==> flow/design.v <==
parameter Z_2 = 2'bZZ;
parameter Z_4 = 4'bZZZZ;
parameter Z_8 = 8'bZZZZZZZZ;
parameter Z_16 = 16'bZZZZZZZZZZZZZZZZ;
parameter IDLE = 2'b00;
parameter WRITE_CONTROL = 2'b01;
parameter READ_CONTROL = 2'b10;
parameter REG_SP = 4'b1000;
parameter REG_EPC = 4'b1001;
parameter REG_ESP = 4'b1010;
parameter REG_IH = 4'b1011;
parameter REG_RA = 4'b1100;
parameter OP_ADDIU = 5'b01001;
parameter OP_ADDIU3 = 5'b01000;
parameter OP_B = 5'b00010;
parameter OP_BEQZ = 5'b00100;
parameter OP_BNEZ = 5'b00101;
parameter OP_LI = 5'b01101;
parameter OP_LW = 5'b10011;
parameter OP_SW = 5'b11011;
parameter OP_ADDSP3 = 5'b00000;
parameter OP_CMPI = 5'b01110;
parameter OP_LW_SP = 5'b10010;
parameter OP_SW_SP = 5'b11010;
parameter OP_INT = 5'b11111;
parameter OP_BTEQZ_PREFIX = 5'b01100;
parameter OP_BTEQZ_SUFFIX = 3'b000;
parameter OP_ADDSP_PREFIX = 5'b01100;
parameter OP_ADDSP_SUFFIX = 3'b011;
parameter OP_MTSP_PREFIX = 5'b01100;
parameter OP_MTSP_SUFFIX = 3'b100;
parameter OP_AND_PREFIX = 5'b11101;
parameter OP_AND_SUFFIX = 5'b01100;
parameter OP_CMP_PREFIX = 5'b11101;
parameter OP_CMP_SUFFIX = 5'b01010;
parameter OP_OR_PREFIX = 5'b11101;
parameter OP_OR_SUFFIX = 5'b01101;
parameter OP_NOT_PREFIX = 5'b11101;
parameter OP_NOT_SUFFIX = 5'b01111;
parameter OP_SLLV_PREFIX = 5'b11101;
parameter OP_SLLV_SUFFIX = 5'b00100;
parameter OP_SLTU_PREFIX = 5'b11101;
parameter OP_SLTU_SUFFIX = 5'b00011;
parameter OP_JR_PREFIX = 5'b11101;
parameter OP_JR_MIDFIX = 3'b000;
parameter OP_JR_SUFFIX = 5'b00000;
parameter OP_MFPC_PREFIX = 5'b11101;
parameter OP_MFPC_MIDFIX = 3'b010;
parameter OP_MFPC_SUFFIX = 5'b00000;
parameter OP_JALR_PREFIX = 5'b11101;
parameter OP_JALR_MIDFIX = 3'b110;
parameter OP_JALR_SUFFIX = 5'b00000;
parameter OP_JRRA_PREFIX = 5'b11101;
parameter OP_JRRA_MIDFIX = 3'b001;
parameter OP_JRRA_SUFFIX = 5'b00000;
parameter OP_MFIH_PREFIX = 5'b11110;
parameter OP_MFIH_SUFFIX = 8'b00000000;
parameter OP_MTIH_PREFIX = 5'b11110;
parameter OP_MTIH_SUFFIX = 8'b00000001;
parameter OP_SLL_PREFIX = 5'b00110;
parameter OP_SLL_SUFFIX = 2'b00;
parameter OP_SRA_PREFIX = 5'b00110;
parameter OP_SRA_SUFFIX = 2'b11;
parameter OP_SUBU_PREFIX = 5'b11100;
parameter OP_SUBU_SUFFIX = 2'b11;
parameter OP_ADDU_PREFIX = 5'b11100;
parameter OP_ADDU_SUFFIX = 2'b01;
parameter OP_NOP = 16'b0000100000000000;
module ByPass (
  input [3:0] sourceAddress,
  input [15:0] sourceValue,
  input [3:0] updatedAddress,
  input [15:0] updatedValue,
  output [15:0] selectedValue
);
assign selectedValue = updatedAddress == sourceAddress ? updatedValue : sourceValue;
endmodule
module Forwarder (
	input clk,
	input rst,
	input [15:0] in,
	output reg [15:0] out
);
reg [15:0] temp;
always @ (negedge clk or negedge rst) begin
	if (!rst) begin
		temp <= 0;
	end else begin
		temp <= in;
	end
end
always @ (posedge clk or negedge rst) begin
	if (!rst) begin
		out <= 0;
	end else begin
		out <= temp;
	end
end
endmodule
module Forwarder4Bit (
	input clk,
	input rst,
	input [3:0] in,
	output reg [3:0] out
);
reg [3:0] temp;
always @ (negedge clk or negedge rst) begin
	if (!rst) begin
		temp <= 0;
	end else begin
		temp <= in;
	end
end
always @ (posedge clk or negedge rst) begin
	if (!rst) begin
		out <= 0;
	end else begin
		out <= temp;
	end
end
endmodule
module InterruptSelector (
  input [15:0] normalInstruction,
  input [15:0] interruptInstruction,
  input interruptSignal,
  output [15:0] selectedInstruction
);
assign selectedInstruction = interruptSignal ? interruptInstruction : normalInstruction;
endmodule
module HardwareInterruptHandler (
  input clock, 
  input reset,
  input interruptSignal,
  input handInterruptSignalIn,
  output interruptSignalOut
);
reg [3:0] handSignalCache;
always @ (posedge clock or negedge reset) begin
  if (!reset) begin
    handSignalCache <= 4'b1111;
  end else begin
    handSignalCache[0] <= handSignalCache[1];
    handSignalCache[1] <= handSignalCache[2];
    handSignalCache[2] <= handSignalCache[3];
    handSignalCache[3] <= handInterruptSignalIn;
  end
end
assign interruptSignalOut = (handSignalCache[0] && handSignalCache[1] && !handSignalCache[2] && !handSignalCache[3]) ?  1'b1   :  interruptSignal;
endmodule
module InterruptHandler (
  input clock,
  input reset,
  input [3:0] interruptIndexIn,
  input interruptSignalIn,
  output reg interruptSignalOut,
  output reg [15:0] interruptInstructionOut
);
parameter OP_ADDIU = 5'b01001;
parameter OP_ADDIU3 = 5'b01000;
parameter OP_B = 5'b00010;
parameter OP_BEQZ = 5'b00100;
parameter OP_BNEZ = 5'b00101;
parameter OP_LI = 5'b01101;
parameter OP_LW = 5'b10011;
parameter OP_SW = 5'b11011;
parameter OP_ADDSP3 = 5'b00000;
parameter OP_CMPI = 5'b01110;
parameter OP_LW_SP = 5'b10010;
parameter OP_SW_SP = 5'b11010;
parameter OP_INT = 5'b11111;
parameter OP_BTEQZ_PREFIX = 5'b01100;
parameter OP_BTEQZ_SUFFIX = 3'b000;
parameter OP_ADDSP_PREFIX = 5'b01100;
parameter OP_ADDSP_SUFFIX = 3'b011;
parameter OP_MTSP_PREFIX = 5'b01100;
parameter OP_MTSP_SUFFIX = 3'b100;
parameter OP_AND_PREFIX = 5'b11101;
parameter OP_AND_SUFFIX = 5'b01100;
parameter OP_CMP_PREFIX = 5'b11101;
parameter OP_CMP_SUFFIX = 5'b01010;
parameter OP_OR_PREFIX = 5'b11101;
parameter OP_OR_SUFFIX = 5'b01101;
parameter OP_NOT_PREFIX = 5'b11101;
parameter OP_NOT_SUFFIX = 5'b01111;
parameter OP_SLLV_PREFIX = 5'b11101;
parameter OP_SLLV_SUFFIX = 5'b00100;
parameter OP_SLTU_PREFIX = 5'b11101;
parameter OP_SLTU_SUFFIX = 5'b00011;
parameter OP_JR_PREFIX = 5'b11101;
parameter OP_JR_MIDFIX = 3'b000;
parameter OP_JR_SUFFIX = 5'b00000;
parameter OP_MFPC_PREFIX = 5'b11101;
parameter OP_MFPC_MIDFIX = 3'b010;
parameter OP_MFPC_SUFFIX = 5'b00000;
parameter OP_JALR_PREFIX = 5'b11101;
parameter OP_JALR_MIDFIX = 3'b110;
parameter OP_JALR_SUFFIX = 5'b00000;
parameter OP_JRRA_PREFIX = 5'b11101;
parameter OP_JRRA_MIDFIX = 3'b001;
parameter OP_JRRA_SUFFIX = 5'b00000;
parameter OP_MFIH_PREFIX = 5'b11110;
parameter OP_MFIH_SUFFIX = 8'b00000000;
parameter OP_MTIH_PREFIX = 5'b11110;
parameter OP_MTIH_SUFFIX = 8'b00000001;
parameter OP_SLL_PREFIX = 5'b00110;
parameter OP_SLL_SUFFIX = 2'b00;
parameter OP_SRA_PREFIX = 5'b00110;
parameter OP_SRA_SUFFIX = 2'b11;
parameter OP_SUBU_PREFIX = 5'b11100;
parameter OP_SUBU_SUFFIX = 2'b11;
parameter OP_ADDU_PREFIX = 5'b11100;
parameter OP_ADDU_SUFFIX = 2'b01;
parameter OP_NOP = 16'b0000100000000000;
reg [3:0] interruptState;
reg [3:0] interruptIndex;
reg insideInterrupt;
localparam STATE_TOTAL = 10;
always @ (negedge clock or negedge reset) begin
  if (!reset) begin
    interruptState <= 1;
    interruptIndex <= 0;
    insideInterrupt <= 0;
  end else begin
    if (interruptSignalIn == 1 && insideInterrupt == 0 && interruptState == 1) begin
      interruptIndex <= interruptIndexIn;
      insideInterrupt <= 1;
    end else if (interruptState < STATE_TOTAL && insideInterrupt == 1) begin
      interruptState <= interruptState + 1;
    end else if (interruptState == STATE_TOTAL) begin
      interruptState <= 1;
      insideInterrupt <= 0;
      interruptIndex <= 0;
    end
  end
end
always @ (posedge clock or negedge reset) begin
  if (!reset) begin
    interruptInstructionOut <= OP_NOP;
    interruptSignalOut <= 0;
  end else begin
    if (insideInterrupt == 1) begin 
	    interruptInstructionOut <= {8'hF8, interruptState, interruptIndex};
		  interruptSignalOut <= 1;
	  end else begin
	    interruptInstructionOut <= OP_NOP;
		  interruptSignalOut <= 0;
	  end
  end
end
endmodule
module InstructionFetcher (
	input clk,
	input rst,
	input [15:0] current_PC,  
	input [15:0] mem_read,  
	output reg [15:0] current_IR_addr,
	output reg [15:0] current_IR
);
parameter OP_ADDIU = 5'b01001;
parameter OP_ADDIU3 = 5'b01000;
parameter OP_B = 5'b00010;
parameter OP_BEQZ = 5'b00100;
parameter OP_BNEZ = 5'b00101;
parameter OP_LI = 5'b01101;
parameter OP_LW = 5'b10011;
parameter OP_SW = 5'b11011;
parameter OP_ADDSP3 = 5'b00000;
parameter OP_CMPI = 5'b01110;
parameter OP_LW_SP = 5'b10010;
parameter OP_SW_SP = 5'b11010;
parameter OP_INT = 5'b11111;
parameter OP_BTEQZ_PREFIX = 5'b01100;
parameter OP_BTEQZ_SUFFIX = 3'b000;
parameter OP_ADDSP_PREFIX = 5'b01100;
parameter OP_ADDSP_SUFFIX = 3'b011;
parameter OP_MTSP_PREFIX = 5'b01100;
parameter OP_MTSP_SUFFIX = 3'b100;
parameter OP_AND_PREFIX = 5'b11101;
parameter OP_AND_SUFFIX = 5'b01100;
parameter OP_CMP_PREFIX = 5'b11101;
parameter OP_CMP_SUFFIX = 5'b01010;
parameter OP_OR_PREFIX = 5'b11101;
parameter OP_OR_SUFFIX = 5'b01101;
parameter OP_NOT_PREFIX = 5'b11101;
parameter OP_NOT_SUFFIX = 5'b01111;
parameter OP_SLLV_PREFIX = 5'b11101;
parameter OP_SLLV_SUFFIX = 5'b00100;
parameter OP_SLTU_PREFIX = 5'b11101;
parameter OP_SLTU_SUFFIX = 5'b00011;
parameter OP_JR_PREFIX = 5'b11101;
parameter OP_JR_MIDFIX = 3'b000;
parameter OP_JR_SUFFIX = 5'b00000;
parameter OP_MFPC_PREFIX = 5'b11101;
parameter OP_MFPC_MIDFIX = 3'b010;
parameter OP_MFPC_SUFFIX = 5'b00000;
parameter OP_JALR_PREFIX = 5'b11101;
parameter OP_JALR_MIDFIX = 3'b110;
parameter OP_JALR_SUFFIX = 5'b00000;
parameter OP_JRRA_PREFIX = 5'b11101;
parameter OP_JRRA_MIDFIX = 3'b001;
parameter OP_JRRA_SUFFIX = 5'b00000;
parameter OP_MFIH_PREFIX = 5'b11110;
parameter OP_MFIH_SUFFIX = 8'b00000000;
parameter OP_MTIH_PREFIX = 5'b11110;
parameter OP_MTIH_SUFFIX = 8'b00000001;
parameter OP_SLL_PREFIX = 5'b00110;
parameter OP_SLL_SUFFIX = 2'b00;
parameter OP_SRA_PREFIX = 5'b00110;
parameter OP_SRA_SUFFIX = 2'b11;
parameter OP_SUBU_PREFIX = 5'b11100;
parameter OP_SUBU_SUFFIX = 2'b11;
parameter OP_ADDU_PREFIX = 5'b11100;
parameter OP_ADDU_SUFFIX = 2'b01;
parameter OP_NOP = 16'b0000100000000000;
always @ (negedge clk) begin
	current_IR_addr <= current_PC;
end
always @ (negedge rst or posedge clk) begin
	if (!rst) begin
		current_IR <= OP_NOP;
	end else begin
		current_IR <= mem_read;
	end
end
endmodule
module InstructionDecoder (
  input clock,
  input reset,
  input [15:0] currentInstruction,
  output reg [3:0] firstRegisiterAddress,
  output reg [3:0] secondRegisiterAddress,   
  output reg [3:0] targetRegisiterAddress,
  output reg [2:0] jumpControl,
  output reg [3:0] interruptIndex,
  output reg interruptSignal,
  output reg interruptInstructionSignal
);
parameter OP_ADDIU = 5'b01001;
parameter OP_ADDIU3 = 5'b01000;
parameter OP_B = 5'b00010;
parameter OP_BEQZ = 5'b00100;
parameter OP_BNEZ = 5'b00101;
parameter OP_LI = 5'b01101;
parameter OP_LW = 5'b10011;
parameter OP_SW = 5'b11011;
parameter OP_ADDSP3 = 5'b00000;
parameter OP_CMPI = 5'b01110;
parameter OP_LW_SP = 5'b10010;
parameter OP_SW_SP = 5'b11010;
parameter OP_INT = 5'b11111;
parameter OP_BTEQZ_PREFIX = 5'b01100;
parameter OP_BTEQZ_SUFFIX = 3'b000;
parameter OP_ADDSP_PREFIX = 5'b01100;
parameter OP_ADDSP_SUFFIX = 3'b011;
parameter OP_MTSP_PREFIX = 5'b01100;
parameter OP_MTSP_SUFFIX = 3'b100;
parameter OP_AND_PREFIX = 5'b11101;
parameter OP_AND_SUFFIX = 5'b01100;
parameter OP_CMP_PREFIX = 5'b11101;
parameter OP_CMP_SUFFIX = 5'b01010;
parameter OP_OR_PREFIX = 5'b11101;
parameter OP_OR_SUFFIX = 5'b01101;
parameter OP_NOT_PREFIX = 5'b11101;
parameter OP_NOT_SUFFIX = 5'b01111;
parameter OP_SLLV_PREFIX = 5'b11101;
parameter OP_SLLV_SUFFIX = 5'b00100;
parameter OP_SLTU_PREFIX = 5'b11101;
parameter OP_SLTU_SUFFIX = 5'b00011;
parameter OP_JR_PREFIX = 5'b11101;
parameter OP_JR_MIDFIX = 3'b000;
parameter OP_JR_SUFFIX = 5'b00000;
parameter OP_MFPC_PREFIX = 5'b11101;
parameter OP_MFPC_MIDFIX = 3'b010;
parameter OP_MFPC_SUFFIX = 5'b00000;
parameter OP_JALR_PREFIX = 5'b11101;
parameter OP_JALR_MIDFIX = 3'b110;
parameter OP_JALR_SUFFIX = 5'b00000;
parameter OP_JRRA_PREFIX = 5'b11101;
parameter OP_JRRA_MIDFIX = 3'b001;
parameter OP_JRRA_SUFFIX = 5'b00000;
parameter OP_MFIH_PREFIX = 5'b11110;
parameter OP_MFIH_SUFFIX = 8'b00000000;
parameter OP_MTIH_PREFIX = 5'b11110;
parameter OP_MTIH_SUFFIX = 8'b00000001;
parameter OP_SLL_PREFIX = 5'b00110;
parameter OP_SLL_SUFFIX = 2'b00;
parameter OP_SRA_PREFIX = 5'b00110;
parameter OP_SRA_SUFFIX = 2'b11;
parameter OP_SUBU_PREFIX = 5'b11100;
parameter OP_SUBU_SUFFIX = 2'b11;
parameter OP_ADDU_PREFIX = 5'b11100;
parameter OP_ADDU_SUFFIX = 2'b01;
parameter OP_NOP = 16'b0000100000000000;
parameter Z_2 = 2'bZZ;
parameter Z_4 = 4'bZZZZ;
parameter Z_8 = 8'bZZZZZZZZ;
parameter Z_16 = 16'bZZZZZZZZZZZZZZZZ;
parameter IDLE = 2'b00;
parameter WRITE_CONTROL = 2'b01;
parameter READ_CONTROL = 2'b10;
parameter REG_SP = 4'b1000;
parameter REG_EPC = 4'b1001;
parameter REG_ESP = 4'b1010;
parameter REG_IH = 4'b1011;
parameter REG_RA = 4'b1100;
localparam NONE_CONTROL = 3'b000;
localparam B_CONTROL = 3'b001;
localparam BEQZ_CONTROL = 3'b010;
localparam BNEZ_CONTROL = 3'b011;
localparam BTEQZ_CONTROL = 3'b100;
localparam JR_CONTROL = 3'b101;
localparam JALR_CONTROL = 3'b110;
localparam JRRA_CONTROL = 3'b111;
reg [15:0] instruction;
wire [3:0] firstParameter = {1'b0, instruction[10:8]};
wire [3:0] secondParameter = {1'b0, instruction[7:5]};
wire [3:0] thirdParameter = {1'b0, instruction[4:2]};
always @ (negedge clock or negedge reset) begin
  if (!reset) begin
    instruction <= OP_NOP;
  end else begin
    instruction <= currentInstruction;
  end
end
always @ (posedge clock or negedge reset) begin
  firstRegisiterAddress <= 0;
  secondRegisiterAddress <= 0;
  targetRegisiterAddress <= 4'hf;
  interruptSignal <= 0;
  interruptIndex <= 0;
  interruptInstructionSignal <= 0;
  jumpControl <= NONE_CONTROL;
  if (!reset) begin
    firstRegisiterAddress <= 0;
    secondRegisiterAddress <= 0;
    interruptSignal <= 0;
    interruptIndex <= 0;
    interruptInstructionSignal <= 0;
    targetRegisiterAddress <= 4'hf;
    jumpControl <= NONE_CONTROL;
  end else begin
    case (instruction[15:11])
      OP_ADDIU: begin
        targetRegisiterAddress <= firstParameter;
        firstRegisiterAddress <= firstParameter;
      end
      OP_ADDIU3: begin
        targetRegisiterAddress <= secondParameter;
        firstRegisiterAddress <= firstParameter;
      end
      OP_B: begin
        jumpControl <= B_CONTROL;
      end
      OP_BEQZ: begin
        jumpControl <= BEQZ_CONTROL;
        firstRegisiterAddress <= firstParameter;
      end
      OP_BNEZ: begin
        jumpControl <= BNEZ_CONTROL;
        firstRegisiterAddress <= firstParameter;
      end
      OP_LI: begin
        targetRegisiterAddress <= firstParameter;
      end
      OP_LW: begin
        targetRegisiterAddress <= secondParameter;
        firstRegisiterAddress <= firstParameter;
      end
      OP_SW: begin
        firstRegisiterAddress <= firstParameter;
        secondRegisiterAddress <= secondParameter;
      end
      OP_ADDSP3: begin
        targetRegisiterAddress <= firstParameter;
        secondRegisiterAddress <= REG_SP;
      end
      OP_CMPI: begin
        firstRegisiterAddress <= firstParameter;
      end
      OP_LW_SP: begin
        targetRegisiterAddress <= firstParameter;
        secondRegisiterAddress <= REG_SP;
      end
      OP_SW_SP: begin
        firstRegisiterAddress <= firstParameter;
        secondRegisiterAddress <= REG_SP;
      end
      OP_INT: begin
        case (instruction[7:4])
          0: begin
            interruptSignal <= 1;
            interruptIndex <= instruction[3:0];
          end
          1: begin 
            targetRegisiterAddress <= REG_EPC;
          end
          2: begin
            targetRegisiterAddress <= REG_ESP;
            firstRegisiterAddress <= REG_SP;
          end
          3: begin
            targetRegisiterAddress <= REG_SP;
          end
          4: begin
            firstRegisiterAddress <= REG_EPC;
            secondRegisiterAddress <= REG_SP;
          end
          5: begin
            secondRegisiterAddress <= REG_SP;
          end
          6: begin
            firstRegisiterAddress <= REG_ESP;
            secondRegisiterAddress <= REG_SP;
          end
          7: begin
				interruptInstructionSignal <= 1;
            firstRegisiterAddress <= REG_IH;
          end
        endcase
      end
      5'b01100: begin
        case (instruction[10:8])
          OP_BTEQZ_SUFFIX: begin
            jumpControl <= BTEQZ_CONTROL;
          end
          OP_ADDSP_SUFFIX: begin
            targetRegisiterAddress <= REG_SP;
            secondRegisiterAddress <= REG_SP;
          end
          OP_MTSP_SUFFIX: begin
            targetRegisiterAddress <= REG_SP;
            secondRegisiterAddress <= secondParameter;
          end
        endcase
      end
      5'b11101: begin
        case (instruction[4:0])
          OP_AND_SUFFIX: begin
            targetRegisiterAddress <= firstParameter;
            firstRegisiterAddress  <= firstParameter;
            secondRegisiterAddress <= secondParameter;
          end
          OP_CMP_SUFFIX: begin
            firstRegisiterAddress <= firstParameter;
            secondRegisiterAddress <= secondParameter;
          end
          OP_OR_SUFFIX: begin
            targetRegisiterAddress <= firstParameter;
            firstRegisiterAddress <= firstParameter;
            secondRegisiterAddress <= secondParameter;
          end
          OP_NOT_SUFFIX: begin
            targetRegisiterAddress <= firstParameter;
            secondRegisiterAddress <= secondParameter;
          end
          OP_SLLV_SUFFIX: begin
            targetRegisiterAddress <= secondParameter;
            firstRegisiterAddress <= firstParameter;
            secondRegisiterAddress <= secondParameter;
          end
          OP_SLTU_SUFFIX: begin
            firstRegisiterAddress <= firstParameter;
            secondRegisiterAddress <= secondParameter;
          end
          5'b00000: begin
            case (instruction[7:5])
              OP_JR_MIDFIX: begin
				    jumpControl <= JR_CONTROL;
                firstRegisiterAddress <= firstParameter;
              end
              OP_MFPC_MIDFIX: begin
                targetRegisiterAddress <= firstParameter;
              end
              OP_JALR_MIDFIX: begin
				    jumpControl <= JALR_CONTROL;
                targetRegisiterAddress <= REG_RA;
                firstRegisiterAddress <= firstParameter;
              end
              OP_JRRA_MIDFIX: begin
				    jumpControl <= JRRA_CONTROL;
                firstRegisiterAddress <= REG_RA;
              end
            endcase
          end
        endcase
      end
      5'b11110: begin
        case (instruction[7:0])
          OP_MFIH_SUFFIX: begin
            targetRegisiterAddress <= firstParameter;
            firstRegisiterAddress <= REG_IH;
          end
          OP_MTIH_SUFFIX: begin
            targetRegisiterAddress <= REG_IH;
            firstRegisiterAddress <= firstParameter;
          end
        endcase
      end
      5'b00110: begin
        case (instruction[1:0])
          OP_SLL_SUFFIX: begin
            targetRegisiterAddress <= firstParameter;
            secondRegisiterAddress <= secondParameter;
          end
          OP_SRA_SUFFIX: begin
            targetRegisiterAddress <= firstParameter;
            secondRegisiterAddress <= secondParameter;
          end
        endcase
      end
      5'b11100: begin
        case (instruction[1:0])
          OP_SUBU_SUFFIX: begin
            targetRegisiterAddress <= thirdParameter;
            firstRegisiterAddress <= firstParameter;
            secondRegisiterAddress <= secondParameter;
          end
          OP_ADDU_SUFFIX: begin
            targetRegisiterAddress <= thirdParameter;
            firstRegisiterAddress <= firstParameter;
            secondRegisiterAddress <= secondParameter;
          end
        endcase
      end
      default: begin
      end
    endcase
  end
end
endmodule
module ProgramCounterAdder (
  input clock,
  input reset,
  input [15:0] currentPC,
  input [15:0] currentInstruction,
  input [15:0] finalRegisterValue,
  input t,
  input interruptSignal,
  input interruptInstructionSignal,
  input [2:0] jumpControl,
  output [15:0] nextPC
);
localparam NONE_CONTROL = 3'b000;
localparam B_CONTROL = 3'b001;
localparam BEQZ_CONTROL = 3'b010;
localparam BNEZ_CONTROL = 3'b011;
localparam BTEQZ_CONTROL = 3'b100;
localparam JR_CONTROL = 3'b101;
reg [15:0] instruction, jumpPC;
reg [15:0] programCounterRegister;
reg jump;
wire [15:0] immediateSignExtend_8bit = {instruction[7] ? 8'hff : 8'h00, instruction[7:0]};
wire [15:0] immediateSignExtend_11bit = {instruction[10] ?  5'b11111 : 5'b00000, instruction[10:0]};
always @ (negedge clock or negedge reset) begin
  if (!reset) begin
    instruction <= 16'h8000;  
    programCounterRegister <= 16'hffff;  
  end else begin
    instruction <= currentInstruction;
    programCounterRegister <= currentPC;
  end
end
always @ (*) begin
  jumpPC = 0;
  jump = 0;
  if (!reset) begin
    jumpPC = 0;
    jump = 0;
  end else begin
    case (jumpControl)
      NONE_CONTROL: begin
        jumpPC = 0;
        jump = 0;
      end
      B_CONTROL: begin
        jumpPC = programCounterRegister + immediateSignExtend_11bit;
        jump = 1;
      end
      BEQZ_CONTROL: begin
        if (finalRegisterValue == 0) begin
          jumpPC = programCounterRegister + immediateSignExtend_8bit;
          jump = 1;
        end
      end
      BNEZ_CONTROL: begin
        if (finalRegisterValue != 0) begin
          jumpPC = programCounterRegister + immediateSignExtend_8bit;
          jump = 1;
        end
      end
      BTEQZ_CONTROL: begin
        if (t == 0) begin
          jumpPC = programCounterRegister + immediateSignExtend_8bit;
          jump = 1;
        end
      end
      JR_CONTROL: begin
        jumpPC = finalRegisterValue;
        jump = 1;
      end
    endcase
  end
end
assign nextPC = interruptInstructionSignal ? finalRegisterValue : (interruptSignal ? programCounterRegister : (jump ? jumpPC : programCounterRegister + 1));
endmodule
module ArithmeticLogicalUnit (
  input clock,
  input reset,
  input [15:0] finalFirstRegisterValue,
  input [15:0] finalSecondRegisterValue,
  input [15:0] currentProgramCounter,
  input [15:0] currentInstruction,
  output reg [15:0] targetValue,
  output reg tRead
);
reg tWriteEnable;
reg tToWrite;
reg [15:0] programCounter;
reg [15:0] instruction;
reg [15:0] firstRegisterValue;
reg [15:0] secondRegisterValue;
wire [15:0] immediateSignExtend_8bit = {instruction[7] ? 8'hff : 8'h00, instruction[7:0]};
wire [15:0] immediateSignExtend_11bit = {instruction[10] ?  5'b11111 : 5'b00000, instruction[10:0]};
wire [15:0] immediateZeroExtend_8bit = {8'h00, instruction[7:0]};
wire [15:0] immediateSignExtend_4bit = {instruction[3] ? 12'hfff : 12'h000, instruction[3:0]};
wire [3:0] shiftImmediate = instruction[4:2] ? instruction[4:2] : 8;
parameter OP_ADDIU = 5'b01001;
parameter OP_ADDIU3 = 5'b01000;
parameter OP_B = 5'b00010;
parameter OP_BEQZ = 5'b00100;
parameter OP_BNEZ = 5'b00101;
parameter OP_LI = 5'b01101;
parameter OP_LW = 5'b10011;
parameter OP_SW = 5'b11011;
parameter OP_ADDSP3 = 5'b00000;
parameter OP_CMPI = 5'b01110;
parameter OP_LW_SP = 5'b10010;
parameter OP_SW_SP = 5'b11010;
parameter OP_INT = 5'b11111;
parameter OP_BTEQZ_PREFIX = 5'b01100;
parameter OP_BTEQZ_SUFFIX = 3'b000;
parameter OP_ADDSP_PREFIX = 5'b01100;
parameter OP_ADDSP_SUFFIX = 3'b011;
parameter OP_MTSP_PREFIX = 5'b01100;
parameter OP_MTSP_SUFFIX = 3'b100;
parameter OP_AND_PREFIX = 5'b11101;
parameter OP_AND_SUFFIX = 5'b01100;
parameter OP_CMP_PREFIX = 5'b11101;
parameter OP_CMP_SUFFIX = 5'b01010;
parameter OP_OR_PREFIX = 5'b11101;
parameter OP_OR_SUFFIX = 5'b01101;
parameter OP_NOT_PREFIX = 5'b11101;
parameter OP_NOT_SUFFIX = 5'b01111;
parameter OP_SLLV_PREFIX = 5'b11101;
parameter OP_SLLV_SUFFIX = 5'b00100;
parameter OP_SLTU_PREFIX = 5'b11101;
parameter OP_SLTU_SUFFIX = 5'b00011;
parameter OP_JR_PREFIX = 5'b11101;
parameter OP_JR_MIDFIX = 3'b000;
parameter OP_JR_SUFFIX = 5'b00000;
parameter OP_MFPC_PREFIX = 5'b11101;
parameter OP_MFPC_MIDFIX = 3'b010;
parameter OP_MFPC_SUFFIX = 5'b00000;
parameter OP_JALR_PREFIX = 5'b11101;
parameter OP_JALR_MIDFIX = 3'b110;
parameter OP_JALR_SUFFIX = 5'b00000;
parameter OP_JRRA_PREFIX = 5'b11101;
parameter OP_JRRA_MIDFIX = 3'b001;
parameter OP_JRRA_SUFFIX = 5'b00000;
parameter OP_MFIH_PREFIX = 5'b11110;
parameter OP_MFIH_SUFFIX = 8'b00000000;
parameter OP_MTIH_PREFIX = 5'b11110;
parameter OP_MTIH_SUFFIX = 8'b00000001;
parameter OP_SLL_PREFIX = 5'b00110;
parameter OP_SLL_SUFFIX = 2'b00;
parameter OP_SRA_PREFIX = 5'b00110;
parameter OP_SRA_SUFFIX = 2'b11;
parameter OP_SUBU_PREFIX = 5'b11100;
parameter OP_SUBU_SUFFIX = 2'b11;
parameter OP_ADDU_PREFIX = 5'b11100;
parameter OP_ADDU_SUFFIX = 2'b01;
parameter OP_NOP = 16'b0000100000000000;
parameter Z_2 = 2'bZZ;
parameter Z_4 = 4'bZZZZ;
parameter Z_8 = 8'bZZZZZZZZ;
parameter Z_16 = 16'bZZZZZZZZZZZZZZZZ;
parameter IDLE = 2'b00;
parameter WRITE_CONTROL = 2'b01;
parameter READ_CONTROL = 2'b10;
parameter REG_SP = 4'b1000;
parameter REG_EPC = 4'b1001;
parameter REG_ESP = 4'b1010;
parameter REG_IH = 4'b1011;
parameter REG_RA = 4'b1100;
always @ (negedge clock or negedge reset) begin
  if (!reset) begin
    programCounter <= 0;
    instruction <= OP_NOP;
    firstRegisterValue <= 0;
    secondRegisterValue <= 0;
  end else begin
    programCounter <= currentProgramCounter;
    instruction <= currentInstruction;
    firstRegisterValue <= finalFirstRegisterValue;
    secondRegisterValue <= finalSecondRegisterValue;
  end
end
always @(posedge clock or negedge reset) begin
  if (!reset) begin
    tWriteEnable <= 1;
    tToWrite <= 0;
    targetValue <= 0;
    tRead <= 0;
  end else begin
    case (instruction[15:11])
      OP_ADDIU: begin
        targetValue <= firstRegisterValue + immediateSignExtend_8bit;
      end
      OP_ADDIU3: begin
        targetValue <= firstRegisterValue + immediateSignExtend_4bit;
      end
      OP_LI: begin
        targetValue <= immediateZeroExtend_8bit;
      end
      OP_SW: begin
        targetValue <= secondRegisterValue;
      end		  
      OP_ADDSP3: begin
        targetValue <= secondRegisterValue + immediateSignExtend_8bit;
      end
      OP_CMPI: begin
        tToWrite <= firstRegisterValue != immediateSignExtend_8bit;
        if (tWriteEnable) tRead <= firstRegisterValue != immediateSignExtend_8bit;
        tWriteEnable <= 0;
      end
      OP_SW_SP: begin
		    targetValue <= firstRegisterValue;
		  end
      OP_INT: begin
        case (instruction[7:4])
          1: begin 
            targetValue <= programCounter;
          end
          2: begin
            targetValue <= firstRegisterValue;
          end
          3: begin
            targetValue <= 16'hBF20;
          end
          4: begin
            targetValue <= firstRegisterValue;
          end 
          5: begin
            targetValue <= instruction[3:0];
          end
          6: begin
            targetValue <= firstRegisterValue;
          end 
        endcase
      end
      5'b01100: begin
        case (instruction[10:8])
          OP_ADDSP_SUFFIX: begin
            targetValue <= secondRegisterValue + immediateSignExtend_8bit;
          end
          OP_MTSP_SUFFIX: begin
            targetValue <= secondRegisterValue;
          end
        endcase
      end
      5'b11101: begin
        case (instruction[4:0])
          OP_AND_SUFFIX: begin
            targetValue <= firstRegisterValue & secondRegisterValue;
          end
          OP_CMP_SUFFIX: begin
            tToWrite <= firstRegisterValue != secondRegisterValue;
            if (tWriteEnable) tRead <= firstRegisterValue != secondRegisterValue;
            tWriteEnable <= 0;
          end
          OP_OR_SUFFIX: begin
            targetValue <= firstRegisterValue | secondRegisterValue;
          end
          OP_NOT_SUFFIX: begin
            targetValue <= ~secondRegisterValue;
          end
          OP_SLLV_SUFFIX: begin
            targetValue <= secondRegisterValue << firstRegisterValue;
          end
          OP_SLTU_SUFFIX: begin
            tToWrite <= $unsigned(firstRegisterValue) < $unsigned(secondRegisterValue);
            if (tWriteEnable) tRead <= $unsigned(firstRegisterValue) < $unsigned(secondRegisterValue);
            tWriteEnable <= 0;
          end
          5'b00000: begin
            case (instruction[7:5])
              OP_MFPC_MIDFIX: begin
                targetValue <= programCounter;
              end
              OP_JALR_MIDFIX: begin
                targetValue <= programCounter;
              end
            endcase
          end
        endcase
      end
      5'b11110: begin
        case (instruction[7:0])
          OP_MFIH_SUFFIX: begin
            targetValue <= firstRegisterValue;
          end
          OP_MTIH_SUFFIX: begin
            targetValue <= firstRegisterValue;
          end
        endcase
      end
      5'b00110: begin
        case (instruction[1:0])
          OP_SLL_SUFFIX: begin
            targetValue <= secondRegisterValue << shiftImmediate;
          end
          OP_SRA_SUFFIX: begin
            targetValue <= secondRegisterValue >>> shiftImmediate;
          end
        endcase
      end
      5'b11100: begin
        case (instruction[1:0])
          OP_SUBU_SUFFIX: begin
            targetValue <= firstRegisterValue - secondRegisterValue;
          end
          OP_ADDU_SUFFIX: begin
            targetValue <= firstRegisterValue + secondRegisterValue;
          end
        endcase
      end
      default: begin
			tWriteEnable <= 1;
			targetValue <= 0;
      end
    endcase
  end
end
endmodule
module MemoryAddressCalculator (
	input clk,
	input rst,
	input [15:0] instruction_in,
	input [15:0] first_register_value,
	input [15:0] second_reigster_value,
	output reg [1:0] memory_control,
	output reg [15:0] memory_address
);
wire [15:0] immediate_from_5;
wire [15:0] immediate_from_8;
reg [15:0] instruction;
reg [15:0] rm_1, rm_2;
parameter OP_ADDIU = 5'b01001;
parameter OP_ADDIU3 = 5'b01000;
parameter OP_B = 5'b00010;
parameter OP_BEQZ = 5'b00100;
parameter OP_BNEZ = 5'b00101;
parameter OP_LI = 5'b01101;
parameter OP_LW = 5'b10011;
parameter OP_SW = 5'b11011;
parameter OP_ADDSP3 = 5'b00000;
parameter OP_CMPI = 5'b01110;
parameter OP_LW_SP = 5'b10010;
parameter OP_SW_SP = 5'b11010;
parameter OP_INT = 5'b11111;
parameter OP_BTEQZ_PREFIX = 5'b01100;
parameter OP_BTEQZ_SUFFIX = 3'b000;
parameter OP_ADDSP_PREFIX = 5'b01100;
parameter OP_ADDSP_SUFFIX = 3'b011;
parameter OP_MTSP_PREFIX = 5'b01100;
parameter OP_MTSP_SUFFIX = 3'b100;
parameter OP_AND_PREFIX = 5'b11101;
parameter OP_AND_SUFFIX = 5'b01100;
parameter OP_CMP_PREFIX = 5'b11101;
parameter OP_CMP_SUFFIX = 5'b01010;
parameter OP_OR_PREFIX = 5'b11101;
parameter OP_OR_SUFFIX = 5'b01101;
parameter OP_NOT_PREFIX = 5'b11101;
parameter OP_NOT_SUFFIX = 5'b01111;
parameter OP_SLLV_PREFIX = 5'b11101;
parameter OP_SLLV_SUFFIX = 5'b00100;
parameter OP_SLTU_PREFIX = 5'b11101;
parameter OP_SLTU_SUFFIX = 5'b00011;
parameter OP_JR_PREFIX = 5'b11101;
parameter OP_JR_MIDFIX = 3'b000;
parameter OP_JR_SUFFIX = 5'b00000;
parameter OP_MFPC_PREFIX = 5'b11101;
parameter OP_MFPC_MIDFIX = 3'b010;
parameter OP_MFPC_SUFFIX = 5'b00000;
parameter OP_JALR_PREFIX = 5'b11101;
parameter OP_JALR_MIDFIX = 3'b110;
parameter OP_JALR_SUFFIX = 5'b00000;
parameter OP_JRRA_PREFIX = 5'b11101;
parameter OP_JRRA_MIDFIX = 3'b001;
parameter OP_JRRA_SUFFIX = 5'b00000;
parameter OP_MFIH_PREFIX = 5'b11110;
parameter OP_MFIH_SUFFIX = 8'b00000000;
parameter OP_MTIH_PREFIX = 5'b11110;
parameter OP_MTIH_SUFFIX = 8'b00000001;
parameter OP_SLL_PREFIX = 5'b00110;
parameter OP_SLL_SUFFIX = 2'b00;
parameter OP_SRA_PREFIX = 5'b00110;
parameter OP_SRA_SUFFIX = 2'b11;
parameter OP_SUBU_PREFIX = 5'b11100;
parameter OP_SUBU_SUFFIX = 2'b11;
parameter OP_ADDU_PREFIX = 5'b11100;
parameter OP_ADDU_SUFFIX = 2'b01;
parameter OP_NOP = 16'b0000100000000000;
parameter Z_2 = 2'bZZ;
parameter Z_4 = 4'bZZZZ;
parameter Z_8 = 8'bZZZZZZZZ;
parameter Z_16 = 16'bZZZZZZZZZZZZZZZZ;
parameter IDLE = 2'b00;
parameter WRITE_CONTROL = 2'b01;
parameter READ_CONTROL = 2'b10;
parameter REG_SP = 4'b1000;
parameter REG_EPC = 4'b1001;
parameter REG_ESP = 4'b1010;
parameter REG_IH = 4'b1011;
parameter REG_RA = 4'b1100;
assign immediate_from_5 = {instruction[4]? 11'b11111111111: 11'b00000000000, instruction[4:0]};
assign immediate_from_8 = {instruction[7]? 8'hFF: 8'h00, instruction[7:0]};
always @ (negedge clk or negedge rst) begin
	if (!rst) begin
		instruction <= 16'b0000100000000000;
		rm_1 <= 0;
		rm_2 <= 0;
	end else begin
		instruction <= instruction_in;
		rm_1 <= first_register_value;
		rm_2 <= second_reigster_value;
	end
end
always @ (posedge clk or negedge rst) begin
	if (!rst) begin
		memory_address <= 16'hFFFF;
		memory_control <= IDLE;
	end else begin
		case (instruction[15:11])
			OP_LW_SP: begin
				memory_address <= rm_2 + immediate_from_8;
				memory_control <= READ_CONTROL;
			end
			OP_LW: begin
				memory_address <= rm_1 + immediate_from_5;
				memory_control <= READ_CONTROL;
			end
			OP_SW_SP: begin
				memory_address <= rm_2 + immediate_from_8;
				memory_control <= WRITE_CONTROL;
			end
			OP_SW: begin
				memory_address <= rm_1 + immediate_from_5;
				memory_control <= WRITE_CONTROL;
			end
      OP_INT: begin
        case (instruction[7:4])
          4: begin
            memory_address <= rm_2;
            memory_control <= WRITE_CONTROL;
          end
          5: begin
            memory_address <= rm_2 + 1;
            memory_control <= WRITE_CONTROL;
          end
          6: begin
            memory_address <= rm_2 + 2;
            memory_control <= WRITE_CONTROL;
          end 
        endcase
      end
			default begin
				memory_address <= 16'hFFFF;
				memory_control <= IDLE;
			end
		endcase
	end
end
endmodule
module MemoryInterface (
	input clk,
	input rst,
	input [15:0] memory_address_from_cpu,
	input [15:0] target_value_from_cpu,
	input [1:0] memory_control_signal_from_cpu,
	input [15:0] data_fetched_from_memory,
	output reg [15:0] memory_address_to_memory,
	output [15:0] data_fetched_to_cpu,
	output reg [1:0] memory_control_signal_to_memory,
	output reg [15:0] target_value_to_memory
);
reg [15:0] memory_address_temp;
reg [1:0] memory_control_signal_temp;
reg [15:0] target_value_temp;
assign data_fetched_to_cpu = data_fetched_from_memory;
always @ (negedge clk or negedge rst) begin
	if (!rst) begin
		memory_address_temp <= 0;
		memory_control_signal_temp <= 0;
		target_value_temp <= 0;
	end else begin
		memory_address_temp <= memory_address_from_cpu;
		memory_control_signal_temp <= memory_control_signal_from_cpu;
		target_value_temp <= target_value_from_cpu;
	end
end
always @ (posedge clk or negedge rst) begin
	if (!rst) begin
		memory_address_to_memory <= 0;
		memory_control_signal_to_memory <= 0;
		target_value_to_memory <= 0;
	end else begin
		memory_address_to_memory <= memory_address_temp;
		memory_control_signal_to_memory <= memory_control_signal_temp;
		target_value_to_memory <= target_value_temp;
	end
end
endmodule
module Selector (
  input clk, rst,
  input [1:0] memory_control,
  input [15:0] mem_data_read,
  input [15:0] alu_cal_result,
  output [15:0] select_cal_result
);
reg [15:0] temp_result;
reg [1:0] memory_control_temp;
always @ (negedge clk or negedge rst) begin
  if (!rst) begin
    temp_result <= 0;
    memory_control_temp <= 0;
  end
  else begin
    temp_result <= alu_cal_result;
	 memory_control_temp <= memory_control;
  end
end
assign select_cal_result = memory_control_temp[1]? mem_data_read : temp_result;
endmodule
module Register (
  input clock,
  input reset,
  input [3:0] firstRegisterAddress,
  input [3:0] secondRegisterAddress,
  input [3:0] targetRegisterAddress,
  input [15:0] targetValue,
  output [15:0] firstRegisterValueOrigin,
  output [15:0] secondRegisterValueOrigin,
  output [175:0] debug_registers
);
reg [207:0] registers;
assign debug_registers = {
    registers[0*16 +: 16],
    registers[1*16 +: 16],
    registers[2*16 +: 16],
    registers[3*16 +: 16],
    registers[4*16 +: 16],
    registers[5*16 +: 16],
    registers[6*16 +: 16],
    registers[7*16 +: 16],
    registers[8*16 +: 16],
    registers[9*16 +: 16],
    registers[10*16 +: 16]
};
assign firstRegisterValueOrigin = firstRegisterAddress <= 12 ? registers[firstRegisterAddress*16 +: 16] : 16'h0000;
assign secondRegisterValueOrigin = secondRegisterAddress <= 12 ? registers[secondRegisterAddress*16 +: 16] : 16'h0000;
always @ (negedge clock, negedge reset) begin
  if (!reset) begin
    registers <= 0;
  end else begin
    if (targetRegisterAddress <= 12) begin
      registers[targetRegisterAddress*16 +: 16] <= targetValue;
    end
  end
end
endmodule
module CentralProcessingUnit (
  input clock,
  input reset,
  input handInterruptSignalIn,
  input [15:0] IF_memory_read,
  output [15:0] IF_address,
  input [15:0] MEM_memory_read,
  output [1:0] MEM_memory_control,
  output [15:0] MEM_memory_address,
  output [15:0] MEM_target_value,
  output [175:0] register_value
);
wire [15:0] programCounter_0;   
wire [15:0] programCounter_1;   
wire [15:0] programCounter_2;   
wire [15:0] programCounter_3;   
wire [15:0] programCounter_4;   
wire [15:0] programCounter_5;   
wire [15:0] instruction_1_origin;
wire [15:0] instruction_1_selected;
wire [15:0] instruction_2;
wire [15:0] instruction_3;
wire [15:0] instruction_4;
wire [3:0] firstRegisterAddress;
wire [15:0] firstRegisterValueOrigin;
wire [15:0] firstRegisterValueMiddle;
wire [15:0] firstRegisterValueFinal;
wire [3:0] secondRegisterAddress;
wire [15:0] secondRegisterValueOrigin;
wire [15:0] secondRegisterValueMiddle;
wire [15:0] secondRegisterValueFinal;
wire [3:0] targetRegisterAddress_2;
wire [3:0] targetRegisterAddress_3;
wire [3:0] targetRegisterAddress_4;
wire [15:0] targetValue_3;
wire [15:0] targetValue_4;
wire t;
wire [2:0] jumpControl;
wire [1:0] memoryControl;
wire [15:0] dataMemoryAddress;
wire [15:0] dataFetched;
wire [3:0] interruptIndex;
wire interruptSignalDecoder;
wire interruptSignalHandler;
wire interruptSignalHardware;
wire interruptInstructionSignal;
wire [15:0] interruptInstruction;
ProgramCounterAdder pcAdder (
  clock,
  reset,
  programCounter_0,
  instruction_1_selected,
  firstRegisterValueFinal,
  t,
  interruptSignalHandler,
  interruptInstructionSignal,
  jumpControl,
  programCounter_0
);
InstructionFetcher fetcher (
  .clk(clock),
  .rst(reset),
  .current_PC(programCounter_0),
  .mem_read(IF_memory_read),
  .current_IR_addr(IF_address),
  .current_IR(instruction_1_origin)
);
InstructionDecoder decoder (
  clock,
  reset,
  instruction_1_selected,
  firstRegisterAddress,
  secondRegisterAddress,
  targetRegisterAddress_2,
  jumpControl,
  interruptIndex,
  interruptSignalDecoder,
  interruptInstructionSignal
);
InterruptHandler handler (
  clock,
  reset,
  interruptIndex,
  interruptSignalHardware,
  interruptSignalHandler,
  interruptInstruction
);
InterruptSelector interruptSelector (
  instruction_1_origin,
  interruptInstruction,
  interruptSignalHandler,
  instruction_1_selected
);
HardwareInterruptHandler hardwareHandler (
  clock, 
  reset,
  interruptSignalDecoder,
  handInterruptSignalIn,
  interruptSignalHardware
);
Forwarder programCounterForwarder_2 (
  clock,
  reset,
  programCounter_0,
  programCounter_2
);
Forwarder instructionForwarder_2 (
  clock,
  reset,
  instruction_1_selected,
  instruction_2
);
ByPass firstRegisiterByPass_II (
  firstRegisterAddress,
  firstRegisterValueOrigin,
  targetRegisterAddress_4,
  targetValue_4,
  firstRegisterValueMiddle
);
ByPass firstRegisiterByPass_I (
  firstRegisterAddress,
  firstRegisterValueMiddle,
  targetRegisterAddress_3,
  targetValue_3,
  firstRegisterValueFinal
);
ByPass secondRegisterByPass_II (
  secondRegisterAddress,
  secondRegisterValueOrigin,
  targetRegisterAddress_4,
  targetValue_4,
  secondRegisterValueMiddle
);
ByPass secondRegisterByPass_I (
  secondRegisterAddress,
  secondRegisterValueMiddle,
  targetRegisterAddress_3,
  targetValue_3,
  secondRegisterValueFinal
);
ArithmeticLogicalUnit alu (
  clock,
  reset,
  firstRegisterValueFinal,
  secondRegisterValueFinal,
  programCounter_2,
  instruction_2,
  targetValue_3,
  t
);
MemoryAddressCalculator addressCalculator (
  clock,
  reset,
  instruction_2,
  firstRegisterValueFinal,
  secondRegisterValueFinal,
  memoryControl,
  dataMemoryAddress
);
Forwarder4Bit targetRegisterAddressForwarder_3 (
  clock,
  reset,
  targetRegisterAddress_2,
  targetRegisterAddress_3
);
MemoryInterface memoryCommunicator (
  .clk(clock),
  .rst(reset),
  .memory_address_from_cpu(dataMemoryAddress),  
  .target_value_from_cpu(targetValue_3), 
  .memory_control_signal_from_cpu(memoryControl),  
  .data_fetched_from_memory(MEM_memory_read),
  .memory_address_to_memory(MEM_memory_address),
  .memory_control_signal_to_memory(MEM_memory_control),
  .target_value_to_memory(MEM_target_value),
  .data_fetched_to_cpu(dataFetched)     
);
Selector selector (
  .clk(clock),
  .rst(reset),
  .memory_control(memoryControl),
  .mem_data_read(dataFetched),
  .alu_cal_result(targetValue_3),
  .select_cal_result(targetValue_4)
);
Forwarder4Bit targetRegisterAddressForwarder_4 (
  clock,
  reset,
  targetRegisterAddress_3,
  targetRegisterAddress_4
);
Register register (
  clock,
  reset,
  firstRegisterAddress,
  secondRegisterAddress,
  targetRegisterAddress_4,
  targetValue_4,
  firstRegisterValueOrigin,
  secondRegisterValueOrigin,
  register_value
);
endmodule
**Reports on CentralProcessingUnit**

What the tools print for CentralProcessingUnit, step after step.
Lines are those of the file above, counted from 1.
Not given: n/a

- Top: CentralProcessingUnit
- Clock port: clock
- Cell library: sky130hd
- Timing corner: tt_025C_1v80

**Word level**

Yosys after proc, flatten, opt, wreduce and memory -nomap, before mapping. Memory bits, and registers merged into a memory's read port (data or address), are not among the register bits. Print and check cells are not counted.

- Bits in registers: 582

- $lt $le $gt $ge: 5
- Add/subtract/negate cells: 13
- Shift-type cells: 7
- Multiplexer cells: 87
- Bitwise gates (word level): 10
- Equality and inequality tests: 99
- Reduce/logical cells: 53

Operator list:

| operator | count |
|---|---|
| 208-bit by 9-bit variable part select with 16-bit output | 2 |
| 16-bit 2-to-1 mux | 18 |
| 16-bit by 33-bit variable shift with 208-bit output | 1 |
| 16-bit by 33-bit variable shift with 208-bit output with constant A | 1 |
| 208-bit AND | 1 |
| 208-bit bitwise OR | 1 |
| 208-bit NOT | 1 |
| 16-bit case mux with 13-bit select | 1 |
| 16-bit case mux with 5-bit select | 2 |
| 16-bit adder | 7 |
| 16-bit case mux with 3-bit select | 2 |
| 16-bit case mux with 2-bit select | 3 |
| 5-bit by 4-bit equality test with 1-bit output with constant B | 18 |
| 5-bit equality test with constant B | 16 |
| 16-bit case mux with 4-bit select | 1 |
| 4-bit case mux with 2-bit select | 6 |
| 4-bit 2-to-1 mux | 11 |
| 8-bit negation with 33-bit output | 1 |
| 16-bit by 1-bit adder with 16-bit output with constant B | 2 |
| 16-bit != test | 2 |
| 4-bit case mux with 8-bit select | 1 |
| 5-bit by 3-bit equality test with 1-bit output with constant B | 6 |
| 4-bit by 3-bit equality test with 1-bit output with constant B | 7 |
| 4-bit case mux with 7-bit select | 1 |
| 2-bit OR reduction | 13 |
| 3-bit 2-to-1 mux | 7 |
| 5-bit zero test | 4 |
| 4-bit case mux with 5-bit select | 1 |

Other operator kinds: 65; their cells: 137.

**Depth**

Depth = most cells in a row (Yosys ltp): at word level without a register or memory, in the mapped netlist without a sequential cell, where the memories' decode and read muxes count.

- Depth after elaboration: 11
- ABC_AREA: 0
- Gate-level depth with buffers: 16
- Gate-level depth less buffers: 14

**Mapped cells and area**

The flow's flattened synthesis, as Yosys stat reports it; memories are mapped. The netlist is that of the ABC_AREA named above (0 if unset); the other value can give another one.

Cell types:

| cell | count |
|---|---|
| sky130_fd_sc_hd__dfrtn_1 | 353 |
| sky130_fd_sc_hd__dfrtp_1 | 136 |
| sky130_fd_sc_hd__mux4_2 | 80 |
| sky130_fd_sc_hd__ha_1 | 127 |
| sky130_fd_sc_hd__o21ai_0 | 310 |
| sky130_fd_sc_hd__buf_4 | 180 |
| sky130_fd_sc_hd__nand2_1 | 345 |
| sky130_fd_sc_hd__a21oi_1 | 245 |
| sky130_fd_sc_hd__dfstp_2 | 45 |
| sky130_fd_sc_hd__nor2_1 | 282 |
| sky130_fd_sc_hd__mux2i_1 | 97 |
| sky130_fd_sc_hd__clkbuf_1 | 199 |
| sky130_fd_sc_hd__xnor2_1 | 68 |
| sky130_fd_sc_hd__nor3_1 | 75 |
| sky130_fd_sc_hd__a221oi_1 | 42 |
| sky130_fd_sc_hd__xor2_1 | 42 |
| sky130_fd_sc_hd__mux2_2 | 30 |
| sky130_fd_sc_hd__a22oi_1 | 44 |

Not listed: further types 78, cells in them 833.

- Mapped flip-flops: 550
- Chip area (Yosys): 33357.0 µm²
- Mapped cells: 3533
- Buffers: 414

The figures by module come from a second, unflattened synthesis with its own total; it is not the netlist above.

- Cells (unflattened synthesis): 3496
- Area (unflattened synthesis): 38689.6 µm²

Each row is one instance without its submodules.

Modules:

| module | cells | instances | area (µm²) |
|---|---|---|---|
| Register | 948 | 1 | 12512.0 |
| ArithmeticLogicalUnit | 1139 | 1 | 9735.6 |
| MemoryAddressCalculator | 404 | 1 | 3957.5 |
| ProgramCounterAdder | 358 | 1 | 2975.4 |
| InstructionDecoder | 230 | 1 | 2107.0 |
| MemoryInterface | 84 | 1 | 1821.7 |
| Forwarder | 32 | 2 | 800.8 |
| ByPass | 22 | 4 | 247.7 |
| InterruptHandler | 73 | 1 | 820.8 |
| InstructionFetcher | 33 | 1 | 725.7 |
| Selector | 35 | 1 | 674.4 |
| Forwarder4Bit | 8 | 2 | 200.2 |
| InterruptSelector | 18 | 1 | 249.0 |
| HardwareInterruptHandler | 6 | 1 | 117.6 |
| CentralProcessingUnit | 0 | 1 | 0.0 |

--- measured runs ---
Record of 3 stored runs of the RTL-to-layout flow on CentralProcessingUnit, platform sky130hd. The runs are unordered. Constraints: input delay and output delay 20% of the set period each, output load 0.01 pF.
Among the settings, - means not set for that run.
Results: - = not shown.

| setting or result | run 1 | run 2 | run 3 |
|---|---|---|---|
| CELL_PAD_IN_SITES_GLOBAL_PLACEMENT | 2 | 1 | - |
| CORE_UTILIZATION | 26 | 58 | 40 |
| CTS_CLUSTER_DIAMETER | 167 | 372 | - |
| CTS_CLUSTER_SIZE | 27 | 61 | - |
| GPL_TIMING_DRIVEN | 0 | - | - |
| MAX_ROUTING_LAYER | met4 | - | - |
| MIN_ROUTING_LAYER | met2 | met1 | - |
| PLACE_DENSITY_LB_ADDON | 0.1 | - | - |
| SETUP_SLACK_MARGIN | 1.32 | - | - |
| TNS_END_PERCENT | 40 | 10 | - |
| period_ns | 10.3 | 11.0 | 11.0 |
| CAP_MARGIN | 20 | 5 | 20 |
| CORE_MARGIN | 2 | 10 | 2 |
| SLEW_MARGIN | 20 | 15 | 20 |
| ABC_AREA | - | 1 | - |
| CELL_PAD_IN_SITES_DETAIL_PLACEMENT | - | 2 | - |
| GPL_ROUTABILITY_DRIVEN | - | 1 | - |
| HOLD_SLACK_MARGIN | - | -0.02 | - |
| PLACE_DENSITY | - | 0.94 | 0.6 |
| die size (µm²) | 131178.0 | - | 85717.2 |
| netlist area reported by Yosys (µm²) | 33357.0 | - | 33357.0 |
| setup slack of the worst path (ns) | 0.400 | - | 0.297 |
| standard-cell area after layout (µm²) | 42828.6 | - | 38436.9 |

Run 2: did not finish, placement stopped with DPL-0033
--- end ---
